==> flow/design.v <==
module Hq2x #(parameter LENGTH = 16, parameter HALF_DEPTH = 1, parameter DWIDTH = HALF_DEPTH ? 11 : 23)
(
	input             clk,
	input             ce_in,
	input  [DWIDTH:0] inputpixel,
	input             mono,
	input             disable_hq2x,
	input             reset_frame,
	input             reset_line,
	input             ce_out,
	input       [1:0] read_y,
	input             hblank,
	output [DWIDTH:0] outpixel
);
localparam AWIDTH = $clog2(LENGTH)-1;
localparam DWIDTH1 = DWIDTH+1;
function [5:0] hq_table;
	input [7:0] idx;
begin
	case (idx)
		8'd0: hq_table = 6'd19;
		8'd1: hq_table = 6'd19;
		8'd2: hq_table = 6'd26;
		8'd3: hq_table = 6'd11;
		8'd4: hq_table = 6'd19;
		8'd5: hq_table = 6'd19;
		8'd6: hq_table = 6'd26;
		8'd7: hq_table = 6'd11;
		8'd8: hq_table = 6'd23;
		8'd9: hq_table = 6'd15;
		8'd10: hq_table = 6'd47;
		8'd11: hq_table = 6'd35;
		8'd12: hq_table = 6'd23;
		8'd13: hq_table = 6'd15;
		8'd14: hq_table = 6'd55;
		8'd15: hq_table = 6'd39;
		8'd16: hq_table = 6'd19;
		8'd17: hq_table = 6'd19;
		8'd18: hq_table = 6'd26;
		8'd19: hq_table = 6'd58;
		8'd20: hq_table = 6'd19;
		8'd21: hq_table = 6'd19;
		8'd22: hq_table = 6'd26;
		8'd23: hq_table = 6'd58;
		8'd24: hq_table = 6'd23;
		8'd25: hq_table = 6'd15;
		8'd26: hq_table = 6'd35;
		8'd27: hq_table = 6'd35;
		8'd28: hq_table = 6'd23;
		8'd29: hq_table = 6'd15;
		8'd30: hq_table = 6'd7;
		8'd31: hq_table = 6'd35;
		8'd32: hq_table = 6'd19;
		8'd33: hq_table = 6'd19;
		8'd34: hq_table = 6'd26;
		8'd35: hq_table = 6'd11;
		8'd36: hq_table = 6'd19;
		8'd37: hq_table = 6'd19;
		8'd38: hq_table = 6'd26;
		8'd39: hq_table = 6'd11;
		8'd40: hq_table = 6'd23;
		8'd41: hq_table = 6'd15;
		8'd42: hq_table = 6'd55;
		8'd43: hq_table = 6'd39;
		8'd44: hq_table = 6'd23;
		8'd45: hq_table = 6'd15;
		8'd46: hq_table = 6'd51;
		8'd47: hq_table = 6'd43;
		8'd48: hq_table = 6'd19;
		8'd49: hq_table = 6'd19;
		8'd50: hq_table = 6'd26;
		8'd51: hq_table = 6'd58;
		8'd52: hq_table = 6'd19;
		8'd53: hq_table = 6'd19;
		8'd54: hq_table = 6'd26;
		8'd55: hq_table = 6'd58;
		8'd56: hq_table = 6'd23;
		8'd57: hq_table = 6'd15;
		8'd58: hq_table = 6'd51;
		8'd59: hq_table = 6'd35;
		8'd60: hq_table = 6'd23;
		8'd61: hq_table = 6'd15;
		8'd62: hq_table = 6'd7;
		8'd63: hq_table = 6'd43;
		8'd64: hq_table = 6'd19;
		8'd65: hq_table = 6'd19;
		8'd66: hq_table = 6'd26;
		8'd67: hq_table = 6'd11;
		8'd68: hq_table = 6'd19;
		8'd69: hq_table = 6'd19;
		8'd70: hq_table = 6'd26;
		8'd71: hq_table = 6'd11;
		8'd72: hq_table = 6'd23;
		8'd73: hq_table = 6'd61;
		8'd74: hq_table = 6'd35;
		8'd75: hq_table = 6'd35;
		8'd76: hq_table = 6'd23;
		8'd77: hq_table = 6'd61;
		8'd78: hq_table = 6'd51;
		8'd79: hq_table = 6'd35;
		8'd80: hq_table = 6'd19;
		8'd81: hq_table = 6'd19;
		8'd82: hq_table = 6'd26;
		8'd83: hq_table = 6'd11;
		8'd84: hq_table = 6'd19;
		8'd85: hq_table = 6'd19;
		8'd86: hq_table = 6'd26;
		8'd87: hq_table = 6'd11;
		8'd88: hq_table = 6'd23;
		8'd89: hq_table = 6'd15;
		8'd90: hq_table = 6'd51;
		8'd91: hq_table = 6'd35;
		8'd92: hq_table = 6'd23;
		8'd93: hq_table = 6'd15;
		8'd94: hq_table = 6'd51;
		8'd95: hq_table = 6'd35;
		8'd96: hq_table = 6'd19;
		8'd97: hq_table = 6'd19;
		8'd98: hq_table = 6'd26;
		8'd99: hq_table = 6'd11;
		8'd100: hq_table = 6'd19;
		8'd101: hq_table = 6'd19;
		8'd102: hq_table = 6'd26;
		8'd103: hq_table = 6'd11;
		8'd104: hq_table = 6'd23;
		8'd105: hq_table = 6'd61;
		8'd106: hq_table = 6'd7;
		8'd107: hq_table = 6'd35;
		8'd108: hq_table = 6'd23;
		8'd109: hq_table = 6'd61;
		8'd110: hq_table = 6'd7;
		8'd111: hq_table = 6'd43;
		8'd112: hq_table = 6'd19;
		8'd113: hq_table = 6'd19;
		8'd114: hq_table = 6'd26;
		8'd115: hq_table = 6'd11;
		8'd116: hq_table = 6'd19;
		8'd117: hq_table = 6'd19;
		8'd118: hq_table = 6'd26;
		8'd119: hq_table = 6'd58;
		8'd120: hq_table = 6'd23;
		8'd121: hq_table = 6'd15;
		8'd122: hq_table = 6'd51;
		8'd123: hq_table = 6'd35;
		8'd124: hq_table = 6'd23;
		8'd125: hq_table = 6'd61;
		8'd126: hq_table = 6'd7;
		8'd127: hq_table = 6'd43;
		8'd128: hq_table = 6'd19;
		8'd129: hq_table = 6'd19;
		8'd130: hq_table = 6'd26;
		8'd131: hq_table = 6'd11;
		8'd132: hq_table = 6'd19;
		8'd133: hq_table = 6'd19;
		8'd134: hq_table = 6'd26;
		8'd135: hq_table = 6'd11;
		8'd136: hq_table = 6'd23;
		8'd137: hq_table = 6'd15;
		8'd138: hq_table = 6'd47;
		8'd139: hq_table = 6'd35;
		8'd140: hq_table = 6'd23;
		8'd141: hq_table = 6'd15;
		8'd142: hq_table = 6'd55;
		8'd143: hq_table = 6'd39;
		8'd144: hq_table = 6'd19;
		8'd145: hq_table = 6'd19;
		8'd146: hq_table = 6'd26;
		8'd147: hq_table = 6'd11;
		8'd148: hq_table = 6'd19;
		8'd149: hq_table = 6'd19;
		8'd150: hq_table = 6'd26;
		8'd151: hq_table = 6'd11;
		8'd152: hq_table = 6'd23;
		8'd153: hq_table = 6'd15;
		8'd154: hq_table = 6'd51;
		8'd155: hq_table = 6'd35;
		8'd156: hq_table = 6'd23;
		8'd157: hq_table = 6'd15;
		8'd158: hq_table = 6'd51;
		8'd159: hq_table = 6'd35;
		8'd160: hq_table = 6'd19;
		8'd161: hq_table = 6'd19;
		8'd162: hq_table = 6'd26;
		8'd163: hq_table = 6'd11;
		8'd164: hq_table = 6'd19;
		8'd165: hq_table = 6'd19;
		8'd166: hq_table = 6'd26;
		8'd167: hq_table = 6'd11;
		8'd168: hq_table = 6'd23;
		8'd169: hq_table = 6'd15;
		8'd170: hq_table = 6'd55;
		8'd171: hq_table = 6'd39;
		8'd172: hq_table = 6'd23;
		8'd173: hq_table = 6'd15;
		8'd174: hq_table = 6'd51;
		8'd175: hq_table = 6'd43;
		8'd176: hq_table = 6'd19;
		8'd177: hq_table = 6'd19;
		8'd178: hq_table = 6'd26;
		8'd179: hq_table = 6'd11;
		8'd180: hq_table = 6'd19;
		8'd181: hq_table = 6'd19;
		8'd182: hq_table = 6'd26;
		8'd183: hq_table = 6'd11;
		8'd184: hq_table = 6'd23;
		8'd185: hq_table = 6'd15;
		8'd186: hq_table = 6'd51;
		8'd187: hq_table = 6'd39;
		8'd188: hq_table = 6'd23;
		8'd189: hq_table = 6'd15;
		8'd190: hq_table = 6'd7;
		8'd191: hq_table = 6'd43;
		8'd192: hq_table = 6'd19;
		8'd193: hq_table = 6'd19;
		8'd194: hq_table = 6'd26;
		8'd195: hq_table = 6'd11;
		8'd196: hq_table = 6'd19;
		8'd197: hq_table = 6'd19;
		8'd198: hq_table = 6'd26;
		8'd199: hq_table = 6'd11;
		8'd200: hq_table = 6'd23;
		8'd201: hq_table = 6'd15;
		8'd202: hq_table = 6'd51;
		8'd203: hq_table = 6'd35;
		8'd204: hq_table = 6'd23;
		8'd205: hq_table = 6'd15;
		8'd206: hq_table = 6'd51;
		8'd207: hq_table = 6'd39;
		8'd208: hq_table = 6'd19;
		8'd209: hq_table = 6'd19;
		8'd210: hq_table = 6'd26;
		8'd211: hq_table = 6'd11;
		8'd212: hq_table = 6'd19;
		8'd213: hq_table = 6'd19;
		8'd214: hq_table = 6'd26;
		8'd215: hq_table = 6'd11;
		8'd216: hq_table = 6'd23;
		8'd217: hq_table = 6'd15;
		8'd218: hq_table = 6'd51;
		8'd219: hq_table = 6'd35;
		8'd220: hq_table = 6'd23;
		8'd221: hq_table = 6'd15;
		8'd222: hq_table = 6'd7;
		8'd223: hq_table = 6'd35;
		8'd224: hq_table = 6'd19;
		8'd225: hq_table = 6'd19;
		8'd226: hq_table = 6'd26;
		8'd227: hq_table = 6'd11;
		8'd228: hq_table = 6'd19;
		8'd229: hq_table = 6'd19;
		8'd230: hq_table = 6'd26;
		8'd231: hq_table = 6'd11;
		8'd232: hq_table = 6'd23;
		8'd233: hq_table = 6'd15;
		8'd234: hq_table = 6'd51;
		8'd235: hq_table = 6'd35;
		8'd236: hq_table = 6'd23;
		8'd237: hq_table = 6'd15;
		8'd238: hq_table = 6'd7;
		8'd239: hq_table = 6'd43;
		8'd240: hq_table = 6'd19;
		8'd241: hq_table = 6'd19;
		8'd242: hq_table = 6'd26;
		8'd243: hq_table = 6'd11;
		8'd244: hq_table = 6'd19;
		8'd245: hq_table = 6'd19;
		8'd246: hq_table = 6'd26;
		8'd247: hq_table = 6'd11;
		8'd248: hq_table = 6'd23;
		8'd249: hq_table = 6'd15;
		8'd250: hq_table = 6'd7;
		8'd251: hq_table = 6'd35;
		8'd252: hq_table = 6'd23;
		8'd253: hq_table = 6'd15;
		8'd254: hq_table = 6'd7;
		8'd255: hq_table = 6'd43;
		default: hq_table = 6'd0;
	endcase
end
endfunction
wire [5:0] hqrule = hq_table(nextpatt);
reg [23:0] Prev0, Prev1, Prev2, Curr0, Curr1, Curr2, Next0, Next1, Next2;
reg [23:0] A, B, D, F, G, H;
reg  [7:0] pattern, nextpatt;
reg  [1:0] cyc;
reg  curbuf;
reg  prevbuf;
wire iobuf = !curbuf;
wire diff0, diff1;
DiffCheck diffcheck0(Curr1, (cyc == 0) ? Prev0 : (cyc == 1) ? Curr0 : (cyc == 2) ? Prev2 : Next1, diff0);
DiffCheck diffcheck1(Curr1, (cyc == 0) ? Prev1 : (cyc == 1) ? Next0 : (cyc == 2) ? Curr2 : Next2, diff1);
wire [7:0] new_pattern = {diff1, diff0, pattern[7:2]};
wire [23:0] X = (cyc == 0) ? A : (cyc == 1) ? Prev1 : (cyc == 2) ? Next1 : G;
wire [23:0] blend_result_pre;
Blend blender(clk, ce_in, disable_hq2x ? 6'd0 : hqrule, Curr0, X, B, D, F, H, blend_result_pre);
wire [DWIDTH:0] Curr20tmp;
wire     [23:0] Curr20 = HALF_DEPTH ? h2rgb(Curr20tmp) : Curr20tmp;
wire [DWIDTH:0] Curr21tmp;
wire     [23:0] Curr21 = HALF_DEPTH ? h2rgb(Curr21tmp) : Curr21tmp;
reg  [AWIDTH:0] wrin_addr2;
reg  [DWIDTH:0] wrpix;
reg             wrin_en;
function [23:0] h2rgb;
	input [11:0] v;
begin
	h2rgb = mono ? {v[7:0], v[7:0], v[7:0]} : {v[11:8],v[11:8],v[7:4],v[7:4],v[3:0],v[3:0]};
end
endfunction
function [11:0] rgb2h;
	input [23:0] v;
begin
	rgb2h = mono ? {4'b0000, v[23:20], v[19:16]} : {v[23:20], v[15:12], v[7:4]};
end
endfunction
hq2x_in #(.LENGTH(LENGTH), .DWIDTH(DWIDTH)) hq2x_in
(
	.clk(clk),
	.rdaddr(offs),
	.rdbuf0(prevbuf),
	.rdbuf1(curbuf),
	.q0(Curr20tmp),
	.q1(Curr21tmp),
	.wraddr(wrin_addr2),
	.wrbuf(iobuf),
	.data(wrpix),
	.wren(wrin_en)
);
reg     [AWIDTH+1:0] read_x;
reg     [AWIDTH+1:0] wrout_addr; 
reg                  wrout_en;
reg  [DWIDTH1*4-1:0] wrdata, wrdata_pre;
wire [DWIDTH1*4-1:0] outpixel_x4;
reg  [DWIDTH1*2-1:0] outpixel_x2;
assign outpixel = read_x[0] ? outpixel_x2[DWIDTH1*2-1:DWIDTH1] : outpixel_x2[DWIDTH:0];
hq2x_buf #(.NUMWORDS(LENGTH*2), .AWIDTH(AWIDTH+1), .DWIDTH(DWIDTH1*4-1)) hq2x_out
(
	.clock(clk),
	.rdaddress({read_x[AWIDTH+1:1],read_y[1]}),
	.q(outpixel_x4),
	.data(wrdata),
	.wraddress(wrout_addr),
	.wren(wrout_en)
);
always @(posedge clk) begin
	if(ce_out) begin
		if(read_x[0]) outpixel_x2 <= read_y[0] ? outpixel_x4[DWIDTH1*4-1:DWIDTH1*2] : outpixel_x4[DWIDTH1*2-1:0];
		if(~hblank & ~&read_x) read_x <= read_x + 1'd1;
		if(hblank) read_x <= 0;
	end
end
wire [DWIDTH:0] blend_result = HALF_DEPTH ? rgb2h(blend_result_pre) : blend_result_pre[DWIDTH:0];
reg [AWIDTH:0] offs;
reg old_reset_line;
reg old_reset_frame;
reg [3:0] wrdata_finished;
reg [AWIDTH+1:0] waddr;
always @(posedge clk) begin
	wrout_en <= 0;
	wrin_en  <= 0;
	if(ce_in) begin
		case(cyc)
			0: wrdata[DWIDTH:0]                   <= blend_result;
			1: wrdata[DWIDTH1+DWIDTH:DWIDTH1]     <= blend_result;
			2: wrdata[DWIDTH1*3+DWIDTH:DWIDTH1*3] <= blend_result;
			3: wrdata[DWIDTH1*2+DWIDTH:DWIDTH1*2] <= blend_result;
		endcase
		wrdata_finished <= wrdata_finished << 1;
		if(wrdata_finished[3]) begin
			wrout_en <= 1;
			wrout_addr <= waddr;
		end
		if(~&offs) begin
			if (cyc == 1) begin
				Prev2 <= Curr20;
				Curr2 <= Curr21;
				Next2 <= HALF_DEPTH ? h2rgb(inputpixel) : inputpixel;
				wrpix <= inputpixel;
				wrin_addr2 <= offs;
				wrin_en <= 1;
			end
			if(cyc==3) begin
				offs <= offs + 1'd1;
				waddr <= {offs, curbuf};
				wrdata_finished[0] <= 1;
			end
		end
		pattern <= new_pattern;
		if(cyc==3) begin
			nextpatt <= {new_pattern[7:6], new_pattern[3], new_pattern[5], new_pattern[2], new_pattern[4], new_pattern[1:0]};
			{A, G} <= {Prev0, Next0};
			{B, F, H, D} <= {Prev1, Curr2, Next1, Curr0};
			{Prev0, Prev1} <= {Prev1, Prev2};
			{Curr0, Curr1} <= {Curr1, Curr2};
			{Next0, Next1} <= {Next1, Next2};
		end else begin
			nextpatt <= {nextpatt[5], nextpatt[3], nextpatt[0], nextpatt[6], nextpatt[1], nextpatt[7], nextpatt[4], nextpatt[2]};
			{B, F, H, D} <= {F, H, D, B};
		end
		cyc <= cyc + 1'b1;
		if(old_reset_line && ~reset_line) begin
			old_reset_frame <= reset_frame;
			offs <= 0;
			cyc <= 0;
			curbuf <= ~curbuf;
			prevbuf <= curbuf;
			{Prev0, Prev1, Prev2, Curr0, Curr1, Curr2, Next0, Next1, Next2} <= '0;
			if(old_reset_frame & ~reset_frame) begin
				curbuf <= 0;
				prevbuf <= 0;
			end
		end
		old_reset_line  <= reset_line;
	end
end
endmodule
module hq2x_in #(parameter LENGTH = 16, parameter DWIDTH = 11, parameter AWIDTH = $clog2(LENGTH)-1)
(
	input            clk,
	input [AWIDTH:0] rdaddr,
	input            rdbuf0, rdbuf1,
	output[DWIDTH:0] q0,q1,
	input [AWIDTH:0] wraddr,
	input            wrbuf,
	input [DWIDTH:0] data,
	input            wren
);
wire  [DWIDTH:0] out0, out1;
assign q0 = rdbuf0 ? out1 : out0;
assign q1 = rdbuf1 ? out1 : out0;
hq2x_buf #(.NUMWORDS(LENGTH), .AWIDTH(AWIDTH), .DWIDTH(DWIDTH)) buf0(clk,data,rdaddr,wraddr,wren && (wrbuf == 0),out0);
hq2x_buf #(.NUMWORDS(LENGTH), .AWIDTH(AWIDTH), .DWIDTH(DWIDTH)) buf1(clk,data,rdaddr,wraddr,wren && (wrbuf == 1),out1);
endmodule
module hq2x_buf #(parameter NUMWORDS = 16, parameter AWIDTH = 3, parameter DWIDTH = 11)
(
	input                 clock,
	input      [DWIDTH:0] data,
	input      [AWIDTH:0] rdaddress,
	input      [AWIDTH:0] wraddress,
	input                 wren,
	output reg [DWIDTH:0] q
);
reg [DWIDTH:0] ram[0:NUMWORDS-1];
always_ff@(posedge clock) begin
	if(wren) ram[wraddress] <= data;
	q <= ram[rdaddress];
end
endmodule
module DiffCheck
(
	input [23:0] rgb1,
	input [23:0] rgb2,
	output       result
);
	wire [7:0] r = rgb1[7:1]   - rgb2[7:1];
	wire [7:0] g = rgb1[15:9]  - rgb2[15:9];
	wire [7:0] b = rgb1[23:17] - rgb2[23:17];
	wire [8:0] t = $signed(r) + $signed(b);
	wire [9:0] y = $signed(t) + $signed({g[7], g});
	wire [8:0] u = $signed(r) - $signed(b);
	wire [9:0] v = $signed({g, 1'b0}) - $signed(t);
	wire y_inside = (y < 10'h60 || y >= 10'h3a0);
	wire u_inside = (!u[8:4] || &u[8:4]);  
	wire v_inside = (v < 10'h18 || v >= 10'h3e8);
	assign result = !(y_inside && u_inside && v_inside);
endmodule
module Blend
(
	input         clk,
	input         clk_en,
	input   [5:0] rule,
	input  [23:0] E,
	input  [23:0] A,
	input  [23:0] B,
	input  [23:0] D,
	input  [23:0] F,
	input  [23:0] H,
	output reg [23:0] Result
);
	localparam BLEND1 = 7'b110_10_00;  
	localparam BLEND2 = 7'b100_10_10;  
	localparam BLEND3 = 7'b101_10_01;  
	localparam BLEND4 = 7'b110_01_01;  
	localparam BLEND5 = 7'b010_11_11;  
	localparam BLEND6 = 7'b111_00_00;  
	reg [23:0] a,b,d,e,h,f;
	reg  [3:0] bl_rule;
	reg  [1:0] df_rule;
	always @(posedge clk) if (clk_en) begin
		{bl_rule,df_rule} <= rule;
		a <= A; b <= B; d <= D; e <= E; f <= F; h <= H;
	end
	wire is_diff;
	DiffCheck diff_checker(df_rule[1] ? b : h, df_rule[0] ? d : f, is_diff);
	reg [23:0] i10,i20,i30;
	reg  [6:0] op0;
	always @(posedge clk) if (clk_en) begin
		i10 <= e;
		case({!is_diff, bl_rule})
		1,11,12,13,17: {op0, i20, i30} <= {BLEND1, a, 24'd0};
		      2,14,18: {op0, i20, i30} <= {BLEND1, d, 24'd0};
		      3,15,19: {op0, i20, i30} <= {BLEND1, b, 24'd0};
			4,20,24,27: {op0, i20, i30} <= {BLEND2, d, b};
			      5,21: {op0, i20, i30} <= {BLEND2, a, b};
			      6,22: {op0, i20, i30} <= {BLEND2, a, d};
		        25,29: {op0, i20, i30} <= {BLEND5, d, b};
			        26: {op0, i20, i30} <= {BLEND6, d, b};
			        28: {op0, i20, i30} <= {BLEND4, d, b};
			        30: {op0, i20, i30} <= {BLEND3, b, d};
			        31: {op0, i20, i30} <= {BLEND3, d, b};
		      default: {op0, i20, i30} <= {BLEND1, e, 24'd0}; 
		endcase
	end
	reg [23:0] i1,i2,i3;
	reg  [6:0] op;
	always @(posedge clk) if (clk_en) begin
		op <= op0; i1 <= i10; i2 <= i20; i3 <= i30;
	end
	function  [34:0] mul24x3;
		input  [23:0] op1;
		input   [2:0] op2;
	begin
		mul24x3 = 0;
		if(op2[0]) mul24x3 = mul24x3 + {op1[23:16], 4'b0000, op1[15:8], 4'b0000, op1[7:0]};
		if(op2[1]) mul24x3 = mul24x3 + {op1[23:16], 4'b0000, op1[15:8], 4'b0000, op1[7:0], 1'b0};
		if(op2[2]) mul24x3 = mul24x3 + {op1[23:16], 4'b0000, op1[15:8], 4'b0000, op1[7:0], 2'b00};
	end
	endfunction
	wire [35:0] res = {mul24x3(i1, op[6:4]), 1'b0} + mul24x3(i2, {op[3:2], !op[3:2]}) + mul24x3(i3, {op[1:0], !op[3:2]});
	always @(posedge clk) if (clk_en) Result <= {res[35:28],res[23:16],res[11:4]};
endmodule
==> Tool chain data of Hq2x <==
What the tools print for Hq2x, step after step.
Lines are those of the file above, counted from 1.
Cell names lack the library's common part.
{ "setup": {"top": "Hq2x", "clock": "clk", "library": "sky130hd", "corner": "tt_025C_1v80"} }

==> Elaborated design <==
Yosys after proc, flatten, opt, wreduce and memory -nomap, before mapping. Print and check cells are not counted. Equal cells are merged and count once.
Yosys's memory passes give these memory sizes; they may raise the number of words (mostly to a power of two), join words into wider ones and drop unused or constant bits.
{ "op_classes": {"muxes": 63, "add_sub_neg": 32, "bitwise": 8, "n_reduce_logical": 57, "cmp": 12, "n_eq": 29} }
{ "ops": {"columns": ["cell", "count"], "rows": [
  ["two-way mux 24 bit", 31],
  ["two-way mux 35 bit", 6],
  ["adder 35 x 34 -> 35 bit", 3],
  ["adder 32 x 33 -> 34 bit", 3],
  ["two-way mux 32 bit", 3],
  ["adder 36 x 35 -> 36 bit", 2],
  ["subtractor 7 x 7 -> 8 bit", 9],
  ["case mux 24 bit (select 3 bit)", 1],
  ["two-way mux 12 bit", 6],
  ["equality test 5 bit with constant B", 14],
  [">= comparator 10 bit with constant B", 6],
  ["case mux 24 bit (select 2 bit)", 1],
  ["two-way mux 48 bit", 1],
  ["case mux 7 bit (select 5 bit)", 1],
  ["< comparator 10 x 5 -> 1 bit with constant B", 3],
  ["< comparator 10 x 7 -> 1 bit with constant B", 3],
  ["adder 9 x 8 -> 10 bit", 3],
  ["subtractor 9 x 9 -> 10 bit", 3],
  ["adder 8 x 8 -> 9 bit", 3],
  ["subtractor 8 x 8 -> 9 bit", 3],
  ["equality test 5 x 4 -> 1 bit with constant B", 5],
  ["AND reduction 5 bit", 4],
  ["AND reduction 2 bit", 9],
  ["two-way mux 4 bit", 4],
  ["equality test 5 x 3 -> 1 bit with constant B", 3],
  ["zero test 5 bit", 3],
  ["OR reduction 12 bit", 1],
  ["AND reduction 3 bit", 4]
]} }
Other operator kinds: 25; their cells: 63.
{ "word_totals": {"mem_count": 4, "output_inout_bits": 12, "clocked_rd_ports_x_width": 78, "register_bits": 821, "romBits": 1536, "wordCells": 257, "input_bits": 22, "mem_bits_rw": 1920} }
{ "mem_list": {"columns": ["memory", "words", "width", "read_ports", "write_ports", "line_no", "rtl"], "rows": [
  ["(no name shown)", 256, 6, 1, 0, 20, "case (idx)"],
  ["hq2x_out.ram", 32, 48, 1, 1, 442, "reg [DWIDTH:0] ram[0:NUMWORDS-1];"],
  ["hq2x_in.buf0.ram", 16, 12, 1, 1, 442, null],
  ["hq2x_in.buf1.ram", 16, 12, 1, 1, 442, null]
]} }

==> Depth <==
Yosys ltp: most cells in a row. Word level: on the elaborated netlist, between registers, memories and ports. Mapped: between sequential cells and ports; inverters and the memories' decode and read muxes count.
{ "logic_depth": {"word_depth": 13, "ABC_AREA": 0, "mapped_depth": 32, "mapped_depth_nobuf": 29} }

==> Mapped cells and area <==
Yosys stat after the flow's synthesis: flattened, memories mapped to cells. It holds for the ABC_AREA given above (unset counts as 0); a run with the other value may have another netlist.
Totals and module areas in this step are rounded.
{ "synth_totals": {"buf_cells": 324, "ffs": 2803, "seq_area_um2": 83400, "stdcells": 6951, "area_um2": 122000} }
{ "types": {"columns": ["type", "count", "type_area_um2"], "rows": [
  ["edfxtp_1", 2729, 8.19E+04],
  ["mux4_2", 600, 1.35E+04],
  ["ha_1", 343, 4.29E+03],
  ["mux2_2", 270, 3.04E+03],
  ["a21oi_1", 316, 1.58E+03],
  ["and2_1", 237, 1.48E+03],
  ["dfxtp_1", 74, 1.48E+03],
  ["mux2i_1", 146, 1.46E+03],
  ["fa_1", 64, 1.28E+03],
  ["xnor2_1", 136, 1.19E+03],
  ["nor2_1", 315, 1.18E+03],
  ["o21ai_0", 227, 1136.09],
  ["inv_1", 276, 1.04E+03],
  ["clkbuf_1", 261, 979.69],
  ["a21o_1", 92, 690.662],
  ["nand2_1", 168, 630.605],
  ["xor2_1", 67, 586.813],
  ["o21bai_1", 73, 548.026]
]} }
Other cell types: 60; their cells: 557.
The figures by module come from a second, unflattened synthesis with its own total; it is not the netlist above.
{ "unflattened": {"cells_unflattened": 8209, "area_unflattened_um2": 125000} }
Each row is one instance without its submodules.
{ "modules": {"columns": ["mod", "instances", "cells", "area_um2", "mod_seq_area_um2"], "rows": [
  ["hq2x_buf", 1, 3365, 60700, 47100],
  ["Hq2x", 1, 1548, 21900, 14900],
  ["Blend", 1, 1758, 20700, 9970],
  ["hq2x_buf", 2, 329, 7600, 6010],
  ["DiffCheck", 3, 284, 2100, 0.0],
  ["hq2x_in", 1, 28, 380, 0.0]
]} }

==> Timing after synthesis <==
Path of least setup slack by OpenSTA after synthesis, without wires, with an ideal clock, recovery checks aside; 20% of the period is set as input and as output delay. Where synthesis merged equal registers, the netlist keeps one of their names.
{ "synth_path": {"path_kind": "input to register", "from": "input port ce_in", "to": "register Curr0[0]", "setup_time_ps": 527, "slack_ps": 837, "stages": 2, "tclk_ps": 8000, "input_delay_ps": 1600, "n_path_buf": 0, "path_delay_ps": 5563, "t_required_ps": 7473, "t_first_pin_ps": 1600, "t_arrival_ps": 6636, "synth_period_reached_ps": 7163} }
"path_delay_ps" is the arrival time less input delay plus setup time.
"stages": output pins that drive a net of the path, with the launching flip-flop's if there is one; two outputs of one cell count as two.
"synth_period_reached_ps" is the clock period less the worst setup slack; recovery checks do not enter. This is arithmetic on one report: input and output delays are still those of the set period (20% each).
Between the ends stands the longest chain of elaborated cells between them, by number of cells; it is not shown to be the way that was timed. Of several equally long chains one is given.
Each line given opens the expression or statement behind the cell; cells for indexed reads and writes are added by Yosys, which also makes memories of some case tables.
{ "synth_between": {"path_cell_list": "and2_1 nand2b_1", "elab_chain_cells": 1, "cells_between": 1, "cone_lines": 0, "classes_between": "1 x reduce/logical"} }
{ "synth_rtl": {"columns": ["element", "line_no", "rtl"], "rows": [
  ["start, declared", 4, "input ce_in,"],
  ["AND reduction 2 bit", null, null],
  ["end, declared", 282, "reg [23:0] Prev0, Prev1, Prev2, Curr0, Curr1, Curr2, Next0, Next1, Next2;"]
]} }

==> Path in the finished layout <==
Path of least setup slack in the final report of run 1 (OpenROAD, finished layout, wires in). Where an end is a register, its clock arrival counts in the times.
The report prints the path's times to 10 ps; the period is as set.
{ "layout_path": {"path_kind": "register to register", "from": "register blender.op[2]", "to": "register blender.Result[19]", "t_required_ps": 7960, "setup_time_ps": 130, "n_path_buf": 2, "slack_ps": 250, "t_arrival_ps": 7710, "t_first_pin_ps": 840, "tclk_ps": 7210, "stages": 32} }
Between the ends stands the longest chain of elaborated cells between them, by number of cells; it is not shown to be the way that was timed. Of several equally long chains one is given.
{ "layout_between": {"path_cell_list": "edfxtp_1 nor2_2 buf_4 nand2_1 inv_1 ha_1 inv_1 o21bai_1 a21oi_1 nor2_1 nor2_1 xnor2_1 mux2_2 ha_1 inv_1 o21bai_1 a21oi_1 xnor2_1 mux2i_1 fa_1 inv_1 ha_1 nand4_1 o22ai_1 a211oi_1 o21ai_0 a41o_1 o311ai_0 buf_4 o21ai_0 a2111o_1 nand3_1", "elab_chain_cells": 8, "cells_between": 13, "cone_lines": 4, "classes_between": "6 x add/sub; 6 x mux; 1 x reduce/logical"} }
{ "layout_rtl": {"columns": ["element", "line_no", "rtl"], "rows": [
  ["start, declared", 514, "reg [6:0] op;"],
  ["start, assigned", 516, "op <= op0; i1 <= i10; i2 <= i20; i3 <= i30;"],
  ["zero test 2 bit", 528, "wire [35:0] res = {mul24x3(i1, op[6:4]), 1'b0} + mul24x3(i2, {op[3:2], !op[3:2]}) + mul24x3(i3, {op[1:0], !op[ ..."],
  ["two-way mux 32 bit", 523, "if(op2[0]) mul24x3 = mul24x3 + {op1[23:16], 4'b0000, op1[15:8], 4'b0000, op1[7:0]};"],
  ["adder 32 x 33 -> 34 bit", 524, "if(op2[1]) mul24x3 = mul24x3 + {op1[23:16], 4'b0000, op1[15:8], 4'b0000, op1[7:0], 1'b0};"],
  ["two-way mux 35 bit", 524, null],
  ["adder 35 x 34 -> 35 bit", 525, "if(op2[2]) mul24x3 = mul24x3 + {op1[23:16], 4'b0000, op1[15:8], 4'b0000, op1[7:0], 2'b00};"],
  ["two-way mux 35 bit", 525, null],
  ["adder 36 x 35 -> 36 bit x2", 528, null],
  ["end, assigned", 529, "always @(posedge clk) if (clk_en) Result <= {res[35:28],res[23:16],res[11:4]};"],
  ["end, declared", 477, "output reg [23:0] Result"]
]} }

Ticket comment

Top module Hq2x; platform sky130hd; tools Yosys and OpenROAD; 5 stored runs in no particular order. Input and output delays are each 20% of the period that was set; the output load is 0.01 pF.
By "achieved_period_ps" is meant the clock period of the run minus its worst setup slack. This is arithmetic on one report: input and output delays are still those of the set period (20% each).
The results are shown rounded.
[
  {
    "run": "run 1",
    "settings": { "CORE_UTILIZATION": 45, "PLACE_DENSITY": 0.6, "SETUP_SLACK_MARGIN": -0.24, "period_ns": 7.21, "CAP_MARGIN": 20, "CORE_MARGIN": 2, "SLEW_MARGIN": 20 },
    "results": { "design.die.area_um2": 275000, "finish.utilization_frac": 0.507, "timing.setup.ws_ps": 254, "total_negative_slack_ps": 0, "holdWs_ps": 417, "achieved_period_ps": 6956, "synth_chip_area_um2": 122000 }
  },
  {
    "run": "run 2",
    "settings": { "CAP_MARGIN": 35, "CELL_PAD_IN_SITES_GLOBAL_PLACEMENT": 3, "CORE_UTILIZATION": 21, "CTS_CLUSTER_DIAMETER": 176, "GPL_ROUTABILITY_DRIVEN": 0, "MAX_ROUTING_LAYER": "met5", "PLACE_DENSITY_LB_ADDON": 0.2, "SETUP_SLACK_MARGIN": -0.24, "SLEW_MARGIN": 5, "period_ns": 6.32, "CORE_MARGIN": 2 },
    "results": { "design.die.area_um2": 587000, "finish.utilization_frac": 0.259, "timing.setup.ws_ps": 54, "total_negative_slack_ps": 0, "holdWs_ps": 411, "achieved_period_ps": 6266, "synth_chip_area_um2": 122000 }
  },
  {
    "run": "run 3",
    "settings": { "CORE_UTILIZATION": 45, "PLACE_DENSITY": 0.6, "period_ns": 4.5, "CAP_MARGIN": 20, "CORE_MARGIN": 2, "SLEW_MARGIN": 20 },
    "results": { "design.die.area_um2": 275000, "finish.utilization_frac": 0.539, "timing.setup.ws_ps": -1390, "total_negative_slack_ps": -88100, "holdWs_ps": 384, "achieved_period_ps": 5887, "synth_chip_area_um2": 122000 }
  },
  {
    "run": "run 4",
    "settings": { "ABC_AREA": 1, "CELL_PAD_IN_SITES_DETAIL_PLACEMENT": 2, "CELL_PAD_IN_SITES_GLOBAL_PLACEMENT": 3, "CORE_ASPECT_RATIO": 0.7, "CORE_UTILIZATION": 45, "GPL_ROUTABILITY_DRIVEN": 1, "MAX_ROUTING_LAYER": "met4", "PLACE_DENSITY": 0.6, "SETUP_SLACK_MARGIN": 0.33, "period_ns": 8.0, "CAP_MARGIN": 20, "CORE_MARGIN": 2, "SLEW_MARGIN": 20 },
    "results": { "design.die.area_um2": 279000, "finish.utilization_frac": 0.503, "timing.setup.ws_ps": 896, "total_negative_slack_ps": 0, "holdWs_ps": 420, "achieved_period_ps": 7104, "synth_chip_area_um2": 124000 }
  },
  {
    "run": "run 5",
    "settings": { "CAP_MARGIN": 25, "CTS_CLUSTER_DIAMETER": 62, "SETUP_SLACK_MARGIN": 1.64, "TNS_END_PERCENT": 10, "period_ns": 8.0, "CORE_MARGIN": 2, "CORE_UTILIZATION": 40, "SLEW_MARGIN": 20 },
    "results": { "design.die.area_um2": 309000, "finish.utilization_frac": 0.46, "timing.setup.ws_ps": 1920, "total_negative_slack_ps": 0, "holdWs_ps": 397, "achieved_period_ps": 6084, "synth_chip_area_um2": 122000 }
  }
]
